==> flow/design.v <==
`timescale 1ns / 1ps
module ram # 
    (parameter ADDR_WIDTH = 4, DATA_WIDTH = 32)
    (
        input                       clk,
        input                       write_enable,
        input   [ADDR_WIDTH-1:0]    addr,
        input   [DATA_WIDTH-1:0]    data_in,
        output  [DATA_WIDTH-1:0]    data_out
    );
    parameter numRegisters = 1 << (ADDR_WIDTH) ;
    reg [DATA_WIDTH-1:0] ram [numRegisters-1:0] ;
    integer i;
    always @(posedge clk) begin
        if (write_enable)
            ram[addr] <= data_in ;
    end
    assign data_out = ram[addr] ;
endmodule
`timescale 1ns / 1ps
module FIR_Periph #
(parameter C_S_AXI_ADDR_WIDTH = 8, C_S_AXI_DATA_WIDTH = 32, DATA_WIDTH =16, NUM_FILTERS=3, NUM_TAPS=15) (
    input clk,
    input calc,
    output reg calcDone,
    input channel,
    input [DATA_WIDTH-1:0] rawData,
    output reg [DATA_WIDTH-1:0] filterData,
    output reg enabled,
    input                               rd,
    input      [C_S_AXI_ADDR_WIDTH-1:0] rdAddr,
    output reg [C_S_AXI_DATA_WIDTH-1:0] rdData,
    input                               wr,
    input      [C_S_AXI_ADDR_WIDTH-1:0] wrAddr,
    input      [C_S_AXI_DATA_WIDTH-1:0] wrData,
    input reset_l
);
parameter ADDR_WIDTH = C_S_AXI_ADDR_WIDTH-$clog2(C_S_AXI_DATA_WIDTH/8);  
parameter BYTE_BITS = $clog2(C_S_AXI_DATA_WIDTH/8);
parameter TAP_ADDR_WIDTH = $clog2(NUM_TAPS);
parameter RESET = 0, IDLE = 1, CALC = 2 ;
reg [3:0] nextState, currentState;
reg [TAP_ADDR_WIDTH-1:0] hAddr, xAddr;
reg [DATA_WIDTH-1:0] hData, xData;
reg wrX[0:1];
reg [TAP_ADDR_WIDTH-1:0] currentIndex[0:1], currentIndex_D [0:1];
reg [TAP_ADDR_WIDTH-1:0]        xIndex, xIndex_D, hIndex, hIndex_D;
wire signed [DATA_WIDTH-1:0] x[1:0];
reg signed [DATA_WIDTH-1:0] MAC[0:NUM_FILTERS-1], MAC_D [0:NUM_FILTERS-1];
reg signed [2*DATA_WIDTH-1:0] MAC_D_temp [0:NUM_FILTERS-1], temp_output[0:NUM_FILTERS-1];
reg [DATA_WIDTH-1:0] y_D;
reg signed [DATA_WIDTH-1:0] atten[0:NUM_FILTERS-1], atten_D [0:NUM_FILTERS-1];
reg channel_D, channel_Q;
reg [C_S_AXI_DATA_WIDTH-1:0] status, status_D;
ram #(.ADDR_WIDTH(TAP_ADDR_WIDTH),.DATA_WIDTH(DATA_WIDTH)) ram_x0 (
    .clk(clk),
    .addr(xAddr),
    .write_enable(wrX[0]),
    .data_in(xData),
    .data_out(x[0])
);
ram #(.ADDR_WIDTH(TAP_ADDR_WIDTH),.DATA_WIDTH(DATA_WIDTH)) ram_x1 (
    .clk(clk),
    .addr(xAddr),
    .write_enable(wrX[1]),
    .data_in(xData),
    .data_out(x[1])
);
reg wrH [0:NUM_FILTERS-1];
wire signed [DATA_WIDTH-1:0] h  [0:NUM_FILTERS-1];
genvar j;
generate
    for(j=0; j<NUM_FILTERS; j=j+1) begin
        ram #(TAP_ADDR_WIDTH, DATA_WIDTH) ram_h
        (
            .clk(clk),
            .addr(hAddr),
            .write_enable(wrH[j]),
            .data_in(hData),
            .data_out(h[j])
        );
    end
endgenerate
integer i;
always @ * begin
    enabled = status[1];
    for(i=0; i<NUM_FILTERS; i=i+1) begin
        atten_D[i] = atten[i];
    end
    if ( wr & wrAddr[C_S_AXI_ADDR_WIDTH-1:BYTE_BITS]>=(NUM_FILTERS*NUM_TAPS) ) begin
        atten_D[wrAddr[C_S_AXI_ADDR_WIDTH-1:BYTE_BITS]-(NUM_FILTERS*NUM_TAPS)] = wrData;
    end
    rdData = 0;
    if(rd) begin
        rdData = status;
    end
    status_D = status;
    nextState = currentState;
    wrX[0] = 0;
    wrX[1] = 0;
    y_D = filterData;
    xIndex_D = xIndex;
    hIndex_D = hIndex;
    xAddr = 0;
    hAddr = 0;
    xData = 0;
    hData = 0;
    currentIndex_D[0] = currentIndex[0];
    currentIndex_D[1] = currentIndex[1];
    calcDone = 0;
    channel_D = channel_Q;
    for(i=0; i<NUM_FILTERS; i=i+1) begin
        wrH[i] = 0;
        MAC_D_temp[i] = 0;
        MAC_D[i] = MAC[i];
        temp_output[i] = 0;
    end
    case (currentState)
        IDLE: begin
            for(i=0; i<NUM_FILTERS; i=i+1) begin
                MAC_D[i] = 0;
            end
            if ( calc & enabled ) begin
                nextState = CALC;
                channel_D = channel;
                wrX[channel_D] = 1;
                xAddr = currentIndex[channel_D];
                xData = rawData;
                xIndex_D = currentIndex[channel_D];
                hIndex_D = 0;
            end
            else if ( wr & wrAddr[C_S_AXI_ADDR_WIDTH-1:BYTE_BITS]<(NUM_FILTERS*NUM_TAPS)) begin
                for(i=0; i<NUM_FILTERS; i=i+1) begin
                    if(wrAddr[C_S_AXI_ADDR_WIDTH-1:BYTE_BITS]>=i*NUM_TAPS && wrAddr[C_S_AXI_ADDR_WIDTH-1:BYTE_BITS]<(i+1)*NUM_TAPS) begin
                        wrH[i] = 1;
                        hAddr = wrAddr[ADDR_WIDTH+1:BYTE_BITS]-i*NUM_TAPS;
                        hData = wrData[DATA_WIDTH-1:0];
                    end
                end
            end
            if(wr & wrAddr[C_S_AXI_ADDR_WIDTH-1:BYTE_BITS]==(NUM_FILTERS*NUM_TAPS)+NUM_FILTERS) begin  
                status_D[1] = 1;
            end
        end
        CALC: begin
            hAddr = hIndex;
            xAddr = xIndex;
            for(i=0; i<NUM_FILTERS; i=i+1) begin
                MAC_D_temp[i] = (x[channel_Q]*h[i] + 32'sh4000);
                MAC_D[i] = MAC[i] + MAC_D_temp[i][2*DATA_WIDTH-2:DATA_WIDTH-1];
            end
            xIndex_D = xIndex - 1'b1;
            if(xIndex == 0) begin
                xIndex_D = NUM_TAPS - 1;
            end
            hIndex_D = hIndex + 1'b1;
            if (hIndex == NUM_TAPS - 1) begin
                nextState = IDLE;
                y_D = 0;
                for(i=0; i<NUM_FILTERS; i=i+1) begin
                    temp_output[i] = atten[i]*MAC_D[i] + 32'sh2000;
                    y_D = y_D + temp_output[i][2*DATA_WIDTH-3:DATA_WIDTH-2];
                end
                calcDone = 1;
                currentIndex_D[channel_Q] = currentIndex[channel_Q] + 1'b1;
                if(currentIndex[channel_Q] == NUM_TAPS - 1) begin
                    currentIndex_D[channel_Q] = 0;
                end
            end
        end
        RESET: begin
            xAddr = xIndex;
            wrX[0] = 1;
            wrX[1] = 1;
            xData = 0;
            xIndex_D = xIndex+1'b1;
            if(xIndex == NUM_TAPS - 1) begin
                status_D[0]=1;
                nextState = IDLE;
            end
        end
        default: begin
            nextState = IDLE;
        end
    endcase
end
always @(posedge clk) begin
    if(!reset_l) begin
        currentIndex[0] <= 0;
        currentIndex[1] <= 0;
        currentState <= RESET;
        filterData <= 0;
        xIndex <= 0;
        hIndex <= 0;
        for(i=0; i<NUM_FILTERS;i=i+1) begin
            atten[i] <= 0;
            MAC[i] <= 0;
        end
        channel_Q <= 0;
        status <= 0;
    end
    else begin
        currentState <= nextState;
        currentIndex[0] <= currentIndex_D[0];
        currentIndex[1] <= currentIndex_D[1];
        xIndex <= xIndex_D;
        hIndex <= hIndex_D;
        for(i=0; i<NUM_FILTERS; i=i+1) begin
            MAC[i] <= MAC_D[i];
            atten[i] <= atten_D[i];
        end
        filterData <= y_D;
        channel_Q <= channel_D;
        status <= status_D;
    end
end
endmodule
# From RTL to reports: FIR_Periph
# Tool output for the design above, in the order of the flow.
# Line numbers count from 1 in the design file above.
# Operators carry their Yosys type and port widths (W data, S select, Z words).
# Cell names lack the library's common part.
# Not given: -
[design] design="FIR_Periph" clock="clk" library="sky130hd" corner="tt_025C_1v80"

# Word level
# Yosys after proc, flatten, opt, wreduce and memory -nomap, before mapping. Print and check cells are not counted. Equal cells are merged and count once.
# Memory sizes are those after Yosys's memory passes, which may raise the word count (mostly to a power of two), join words into wider ones and drop unused or constant bits.
[classes] n_addsub=18 n_mul=6 div=0 compare=7 equal=11 shifts=0 n_mux=76 n_logic=6 reduce_logical=19
[ops] operator="$mul A16 B16 Y31" n=3
[ops] operator="$mul A16 B16 Y30" n=3
[ops] operator="$mux W16" n=14
[ops] operator="$pmux W16 S2" n=4
[ops] operator="$add A31 B16 Y31 const B" n=3
[ops] operator="$add A30 B15 Y30 const B" n=3
[ops] operator="$mux W4" n=21
[ops] operator="$add A16 B16 Y16" n=5
[ops] operator="$pmux W4 S2" n=9
[ops] operator="$pmux W4 S3" n=2
[ops] operator="$mux W1" n=21
[ops] operator="$reduce_and A2 Y1" n=9
[ops] operator="$add A4 B1 Y4 const B" n=3
[ops] operator="$eq A4 B4 Y1 const B" n=3
[ops] operator="$sub A4 B4 Y4 const B" n=2
[ops] operator="$logic_not A4 Y1" n=2
[ops] operator="$pmux W1 S2" n=4
[ops] operator="$ne A2 B2 Y1 const B" n=3
[ops] operator="$ge A6 B1 Y1 const B" n=1
[ops] operator="$ge A6 B4 Y1 const B" n=1
[ops] operator="$lt A6 B4 Y1 const B" n=1
[ops] operator="$ge A6 B5 Y1 const B" n=1
[ops] operator="$lt A6 B5 Y1 const B" n=1
[ops] operator="$ge A6 B6 Y1 const B" n=1
[ops] operator="$lt A6 B6 Y1 const B" n=1
[ops] operator="$eq A6 B6 Y1 const B" n=1
[ops] operator="$and A1 B1 Y1" n=4
[ops] operator="$sub A4 B1 Y4 const B" n=1
# Not listed: further kinds 13, cells in them 16.
[bits] ff_bits=135 latchBits=0 ramBits=1280 mem_bits_ro=0 clocked_rd_ports_x_width=0 mem_count=5 inputBits=70 output_inout_bits=50 word_cells=163
[memory_table] memory="genblk1[0].ram_h.ram" words=16 word_bits=16 rd=1 write_ports=1 line=12 source="reg [DATA_WIDTH-1:0] ram [numRegisters-1:0] ;"
[memory_table] memory="genblk1[1].ram_h.ram" words=16 word_bits=16 rd=1 write_ports=1 line=12
[memory_table] memory="genblk1[2].ram_h.ram" words=16 word_bits=16 rd=1 write_ports=1 line=12
[memory_table] memory="ram_x0.ram" words=16 word_bits=16 rd=1 write_ports=1 line=12
[memory_table] memory="ram_x1.ram" words=16 word_bits=16 rd=1 write_ports=1 line=12

# Logic depth
# Yosys ltp: most cells in a row. Word level: on the elaborated netlist, between registers, memories and ports. Mapped: between sequential cells and ports; inverters and the memories' decode and read muxes count.
[depth] word_depth=10 abc_area=0 mapped_depth=95 mapped_depth_nobuf=86

# Synthesis result
# Yosys stat after the flow's synthesis: flattened, memories mapped to cells. It holds for the ABC_AREA given above (unset counts as 0); a run with the other value may have another netlist.
[mapped] mapped_cells=10208 yosys_area_mm2=0.1135276 seq_area_mm2=0.0411194 ff_cells=1414 n_buf=513
[by_type] type="edfxtp_1" n=1280
[by_type] type="fa_1" n=1531
[by_type] type="ha_1" n=523
[by_type] type="inv_1" n=1700
[by_type] type="nand2_1" n=1323
[by_type] type="dfxtp_1" n=134
[by_type] type="nor2_1" n=629
[by_type] type="and2_1" n=318
[by_type] type="mux4_2" n=88
[by_type] type="or2_2" n=314
[by_type] type="xnor2_1" n=164
[by_type] type="clkbuf_1" n=377
[by_type] type="mux2i_1" n=139
[by_type] type="nand3_1" n=245
[by_type] type="a21oi_1" n=215
[by_type] type="a311oi_1" n=107
[by_type] type="nand2b_1" n=123
[by_type] type="and3_1" n=95
# Other cell types: 89; their cells: 903.
# The figures by module come from a second, unflattened synthesis with its own total; it is not the netlist above.
[hier_totals] cells_unflattened=9173 hier_area_mm2=0.112578
# Each row is one instance without its submodules.
[by_module] module="FIR_Periph" instances=1 n_cells=7083 area_mm2=0.0637249 mod_seq_area_mm2=0.0026826
[by_module] module="ram" instances=5 n_cells=418 area_mm2=0.0097706 mod_seq_area_mm2=0.0076874

# Path before layout
# OpenSTA on the mapped netlist: ideal clock, no wires. The path of least setup slack (recovery checks aside). Input and output delay are each 20% of the period. Register names are those of the netlist, which keeps one name where synthesis merged equal registers.
[synth_path] path_type="input to register" from="in channel" to="reg filterData[15]" tclk_ns=24.0 in_delay_ns=4.800 setup_ns=0.132 t_first_pin_ns=4.800 arrival_ns=24.091 t_required_ns=23.868 path_slack_ns=-0.222 delay_ns=19.423 path_stages=81 synth_period_reached_ns=24.222
# "delay_ns" = arrival - input delay + setup time.
# "path_stages" counts driving pins, that of a launching flip-flop among them; a cell with two outputs on the path counts twice.
# "synth_period_reached_ns" is the clock period less the worst setup slack; recovery checks do not enter. This is arithmetic on one report: input and output delays are still those of the set period (20% each).
# Between the ends stands the longest chain of elaborated cells between them, by number of cells; it is not shown to be the way that was timed. Of several equally long chains one is given.
# A line is the first line of the expression or statement that the cell stems from. Yosys adds cells for indexed reads and writes and turns some case tables into memories.
# A memory read counts as a cell of the chain, while the word-level depth stops at memories.
[synth_via] path_cell_list="buf_4 mux2_4 a21oi_4 buf_6 buf_4 buf_2 buf_1 buf_1 mux4_2 a22oi_1 nand3_1 o21ai_0 clkbuf_1 clkbuf_1 nor2_1 fa_1 inv_1 fa_1 (+45 left out) o31ai_1 nand2b_1 a21o_1 a21oi_1 xor2_1 fa_1 inv_1 ha_1 nand2_1 o41ai_1 xnor2_1 xnor2_1 xnor2_1 xnor2_1 xnor2_1 xnor3_1 nand2_1 a21oi_1" elab_chain_len=14 cone_cells=25 classes_between="add/sub: 11; mul: 6; mux: 5; logic: 1; memory: 2"
[synth_lines] item="from (decl)" line=26 source="input channel,"
[synth_lines] item="$not A1 Y1" line=127 source="xAddr = currentIndex[channel_D];"
[synth_lines] item="$pmux W4 S2" line=127
[synth_lines] item="$mux W4" line=123 source="if ( calc & enabled ) begin"
[synth_lines] item="$pmux W4 S2" line=118 source="case (currentState)"
[synth_lines] item="$mem_v2 Z16 W16" line=12 source="reg [DATA_WIDTH-1:0] ram [numRegisters-1:0] ;"
[synth_lines] item="$pmux W16 S2" line=149 source="MAC_D_temp[i] = (x[channel_Q]*h[i] + 32'sh4000);"
[synth_lines] item="$mux W16" line=118
[synth_lines] item="$mul A16 B16 Y31" line=149
[synth_lines] item="$add A31 B16 Y31" line=149
[synth_lines] item="$add A16 B16 Y16" line=150 source="MAC_D[i] = MAC[i] + MAC_D_temp[i][2*DATA_WIDTH-2:DATA_WIDTH-1];"
[synth_lines] item="$mul A16 B16 Y30" line=161 source="temp_output[i] = atten[i]*MAC_D[i] + 32'sh2000;"
[synth_lines] item="$add A30 B15 Y30" line=161
[synth_lines] item="$add A16 B16 Y16 (2 in a row)" line=162 source="y_D = y_D + temp_output[i][2*DATA_WIDTH-3:DATA_WIDTH-2];"
[synth_lines] item="to (assign)" line=192 source="filterData <= 0;"
[synth_lines] item="to (assign)" line=212 source="filterData <= y_D;"
[synth_lines] item="to (decl)" line=28 source="output reg [DATA_WIDTH-1:0] filterData,"

# Worst path after layout
# Path of least setup slack in the final report of run 1 (OpenROAD, finished layout, wires in). Where an end is a register, its clock arrival counts in the times.
[layout_path] path_type="input to register" from="in calc" to="reg filterData[15]" tclk_ns=24.0 in_delay_ns=4.80 setup_ns=0.15 t_first_pin_ns=4.80 arrival_ns=24.58 t_required_ns=24.65 path_slack_ns=0.07 path_stages=86
# Between the ends stands the longest chain of elaborated cells between them, by number of cells; it is not shown to be the way that was timed. Of several equally long chains one is given.
# A memory read counts as a cell of the chain, while the word-level depth stops at memories.
[layout_via] path_cell_list="clkdlybuf4s15_2 and3_1 clkbuf_4 a21oi_4 buf_8 buf_12 buf_12 buf_12 buf_16 buf_4 mux4_2 a221o_1 o21ai_4 clkbuf_1 or2_2 fa_1 inv_1 ha_1 (+50 left out) fa_1 inv_2 ha_4 a2111oi_4 nor4_2 nor2_2 nor2b_1 o21a_1 nor4_4 o41ai_4 xnor2_2 xnor2_1 xnor2_1 xnor2_1 xnor2_1 xnor3_2 nand2_2 a21oi_1" elab_chain_len=13 cone_cells=29 lines_between=7 classes_between="add/sub: 11; mul: 6; mux: 6; logic: 1; memory: 5"
[layout_lines] item="from (decl)" line=24 source="input calc,"
[layout_lines] item="$and A1 B1 Y1" line=123 source="if ( calc & enabled ) begin"
[layout_lines] item="$mux W4" line=123
[layout_lines] item="$pmux W4 S2" line=118 source="case (currentState)"
[layout_lines] item="$mem_v2 Z16 W16" line=12 source="reg [DATA_WIDTH-1:0] ram [numRegisters-1:0] ;"
[layout_lines] item="$pmux W16 S2" line=149 source="MAC_D_temp[i] = (x[channel_Q]*h[i] + 32'sh4000);"
[layout_lines] item="$mux W16" line=118
[layout_lines] item="$mul A16 B16 Y31" line=149
[layout_lines] item="$add A31 B16 Y31" line=149
[layout_lines] item="$add A16 B16 Y16" line=150 source="MAC_D[i] = MAC[i] + MAC_D_temp[i][2*DATA_WIDTH-2:DATA_WIDTH-1];"
[layout_lines] item="$mul A16 B16 Y30" line=161 source="temp_output[i] = atten[i]*MAC_D[i] + 32'sh2000;"
[layout_lines] item="$add A30 B15 Y30" line=161
[layout_lines] item="$add A16 B16 Y16 (2 in a row)" line=162 source="y_D = y_D + temp_output[i][2*DATA_WIDTH-3:DATA_WIDTH-2];"
[layout_lines] item="to (assign)" line=192 source="filterData <= 0;"
[layout_lines] item="to (assign)" line=212 source="filterData <= y_D;"
[layout_lines] item="to (decl)" line=28 source="output reg [DATA_WIDTH-1:0] filterData,"

==> runs of FIR_Periph <==
Measured results for FIR_Periph: 3 stored runs of the Yosys and OpenROAD flow on sky130hd. The settings differ; the order carries no meaning. The constraints put input and output delay at 20% of the set period each and load the outputs with 0.01 pF.
"period_reached_ns" means the clock period less the worst setup slack. The figure is calculated, with input and output delays left at 20% of the set period.
"worst_path_allowed_less_slack_ns" = time allowed to the worst setup path (clock period - input delay - output delay, where it has them) - its slack; a late launch clock adds to it, a late capture clock takes from it.

[flow] run 1: files
==> flow/run.sh <==
#!/bin/bash
# the make line also repeats the synthesis and layout settings of config.mk as NAME=value (left out here)
make -C /OpenROAD-flow-scripts/flow DESIGN_CONFIG=/design/flow/config.mk WORK_HOME=/design/flow/orfs CLKGATE_MAP_FILE= finish
==> flow/config.mk <==
export PLATFORM = sky130hd
export DESIGN_NAME = FIR_Periph
export DESIGN_NICKNAME = FIR_Periph
export VERILOG_FILES = /design/flow/design.v
export SDC_FILE = /design/flow/constraint.sdc
export NUM_CORES = 4
export LEC_CHECK = 0
export CAP_MARGIN = 20
export CORE_MARGIN = 2
export CORE_UTILIZATION = 40
export CTS_CLUSTER_DIAMETER = 364
export GPL_TIMING_DRIVEN = 0
export SLEW_MARGIN = 20
export TNS_END_PERCENT = 5
==> flow/constraint.sdc <==
create_clock -name core_clock -period 24.0 [get_ports {clk}]
set_input_delay 4.8000 -clock core_clock [delete_from_list [all_inputs] [get_ports {clk}]]
set_output_delay 4.8000 -clock core_clock [all_outputs]
set_load 0.01 [all_outputs]

[flow] run 1: metrics
[metrics] finalUtil_pct = 47.1
[metrics] worst_path_allowed_less_slack_ns = 19.13
[metrics] worst_path_kind = input to register
[metrics] die_area_mm2 = 0.288095
[metrics] timing.hold.ws_ns = 0.461
[metrics] tns_setup_ns = 0.000
[metrics] stdcell_area_mm2 = 0.132847
[metrics] yosys.chip_area_mm2 = 0.1135276
[metrics] period_reached_ns = 23.926
[metrics] setup_worst_slack_ns = 0.074

[flow] run 2: files
==> flow/run.sh <==
#!/bin/bash
# the make line also repeats the synthesis and layout settings of config.mk as NAME=value (left out here)
make -C /OpenROAD-flow-scripts/flow DESIGN_CONFIG=/design/flow/config.mk WORK_HOME=/design/flow/orfs CLKGATE_MAP_FILE= finish
==> flow/config.mk <==
export PLATFORM = sky130hd
export DESIGN_NAME = FIR_Periph
export DESIGN_NICKNAME = FIR_Periph
export VERILOG_FILES = /design/flow/design.v
export SDC_FILE = /design/flow/constraint.sdc
export NUM_CORES = 4
export LEC_CHECK = 0
export CAP_MARGIN = 20
export CORE_MARGIN = 2
export CORE_UTILIZATION = 45
export PLACE_DENSITY = 0.6
export SLEW_MARGIN = 20
==> flow/constraint.sdc <==
create_clock -name core_clock -period 24.0 [get_ports {clk}]
set_input_delay 4.8000 -clock core_clock [delete_from_list [all_inputs] [get_ports {clk}]]
set_output_delay 4.8000 -clock core_clock [all_outputs]
set_load 0.01 [all_outputs]

[flow] run 2: metrics
[metrics] finalUtil_pct = 53.0
[metrics] worst_path_allowed_less_slack_ns = 18.46
[metrics] worst_path_kind = input to register
[metrics] die_area_mm2 = 0.256319
[metrics] timing.hold.ws_ns = 0.452
[metrics] tns_setup_ns = 0.000
[metrics] stdcell_area_mm2 = 0.133013
[metrics] yosys.chip_area_mm2 = 0.1135276
[metrics] period_reached_ns = 23.258
[metrics] setup_worst_slack_ns = 0.742

[flow] run 3: files
==> flow/run.sh <==
#!/bin/bash
# the make line also repeats the synthesis and layout settings of config.mk as NAME=value (left out here)
make -C /OpenROAD-flow-scripts/flow DESIGN_CONFIG=/design/flow/config.mk WORK_HOME=/design/flow/orfs CLKGATE_MAP_FILE= finish
==> flow/config.mk <==
export PLATFORM = sky130hd
export DESIGN_NAME = FIR_Periph
export DESIGN_NICKNAME = FIR_Periph
export VERILOG_FILES = /design/flow/design.v
export SDC_FILE = /design/flow/constraint.sdc
export NUM_CORES = 4
export LEC_CHECK = 0
export CAP_MARGIN = 0
export CORE_MARGIN = 2
export CORE_UTILIZATION = 40
export CTS_CLUSTER_DIAMETER = 364
export GPL_TIMING_DRIVEN = 0
export SETUP_SLACK_MARGIN = 2.03
export SLEW_MARGIN = 10
export TNS_END_PERCENT = 5
==> flow/constraint.sdc <==
create_clock -name core_clock -period 24.0 [get_ports {clk}]
set_input_delay 4.8000 -clock core_clock [delete_from_list [all_inputs] [get_ports {clk}]]
set_output_delay 4.8000 -clock core_clock [all_outputs]
set_load 0.01 [all_outputs]

[flow] run 3: metrics
[metrics] finalUtil_pct = 46.9
[metrics] worst_path_allowed_less_slack_ns = 18.88
[metrics] worst_path_kind = input to register
[metrics] die_area_mm2 = 0.288095
[metrics] timing.hold.ws_ns = 0.454
[metrics] tns_setup_ns = 0.000
[metrics] stdcell_area_mm2 = 0.132261
[metrics] yosys.chip_area_mm2 = 0.1135276
[metrics] period_reached_ns = 23.677
[metrics] setup_worst_slack_ns = 0.323
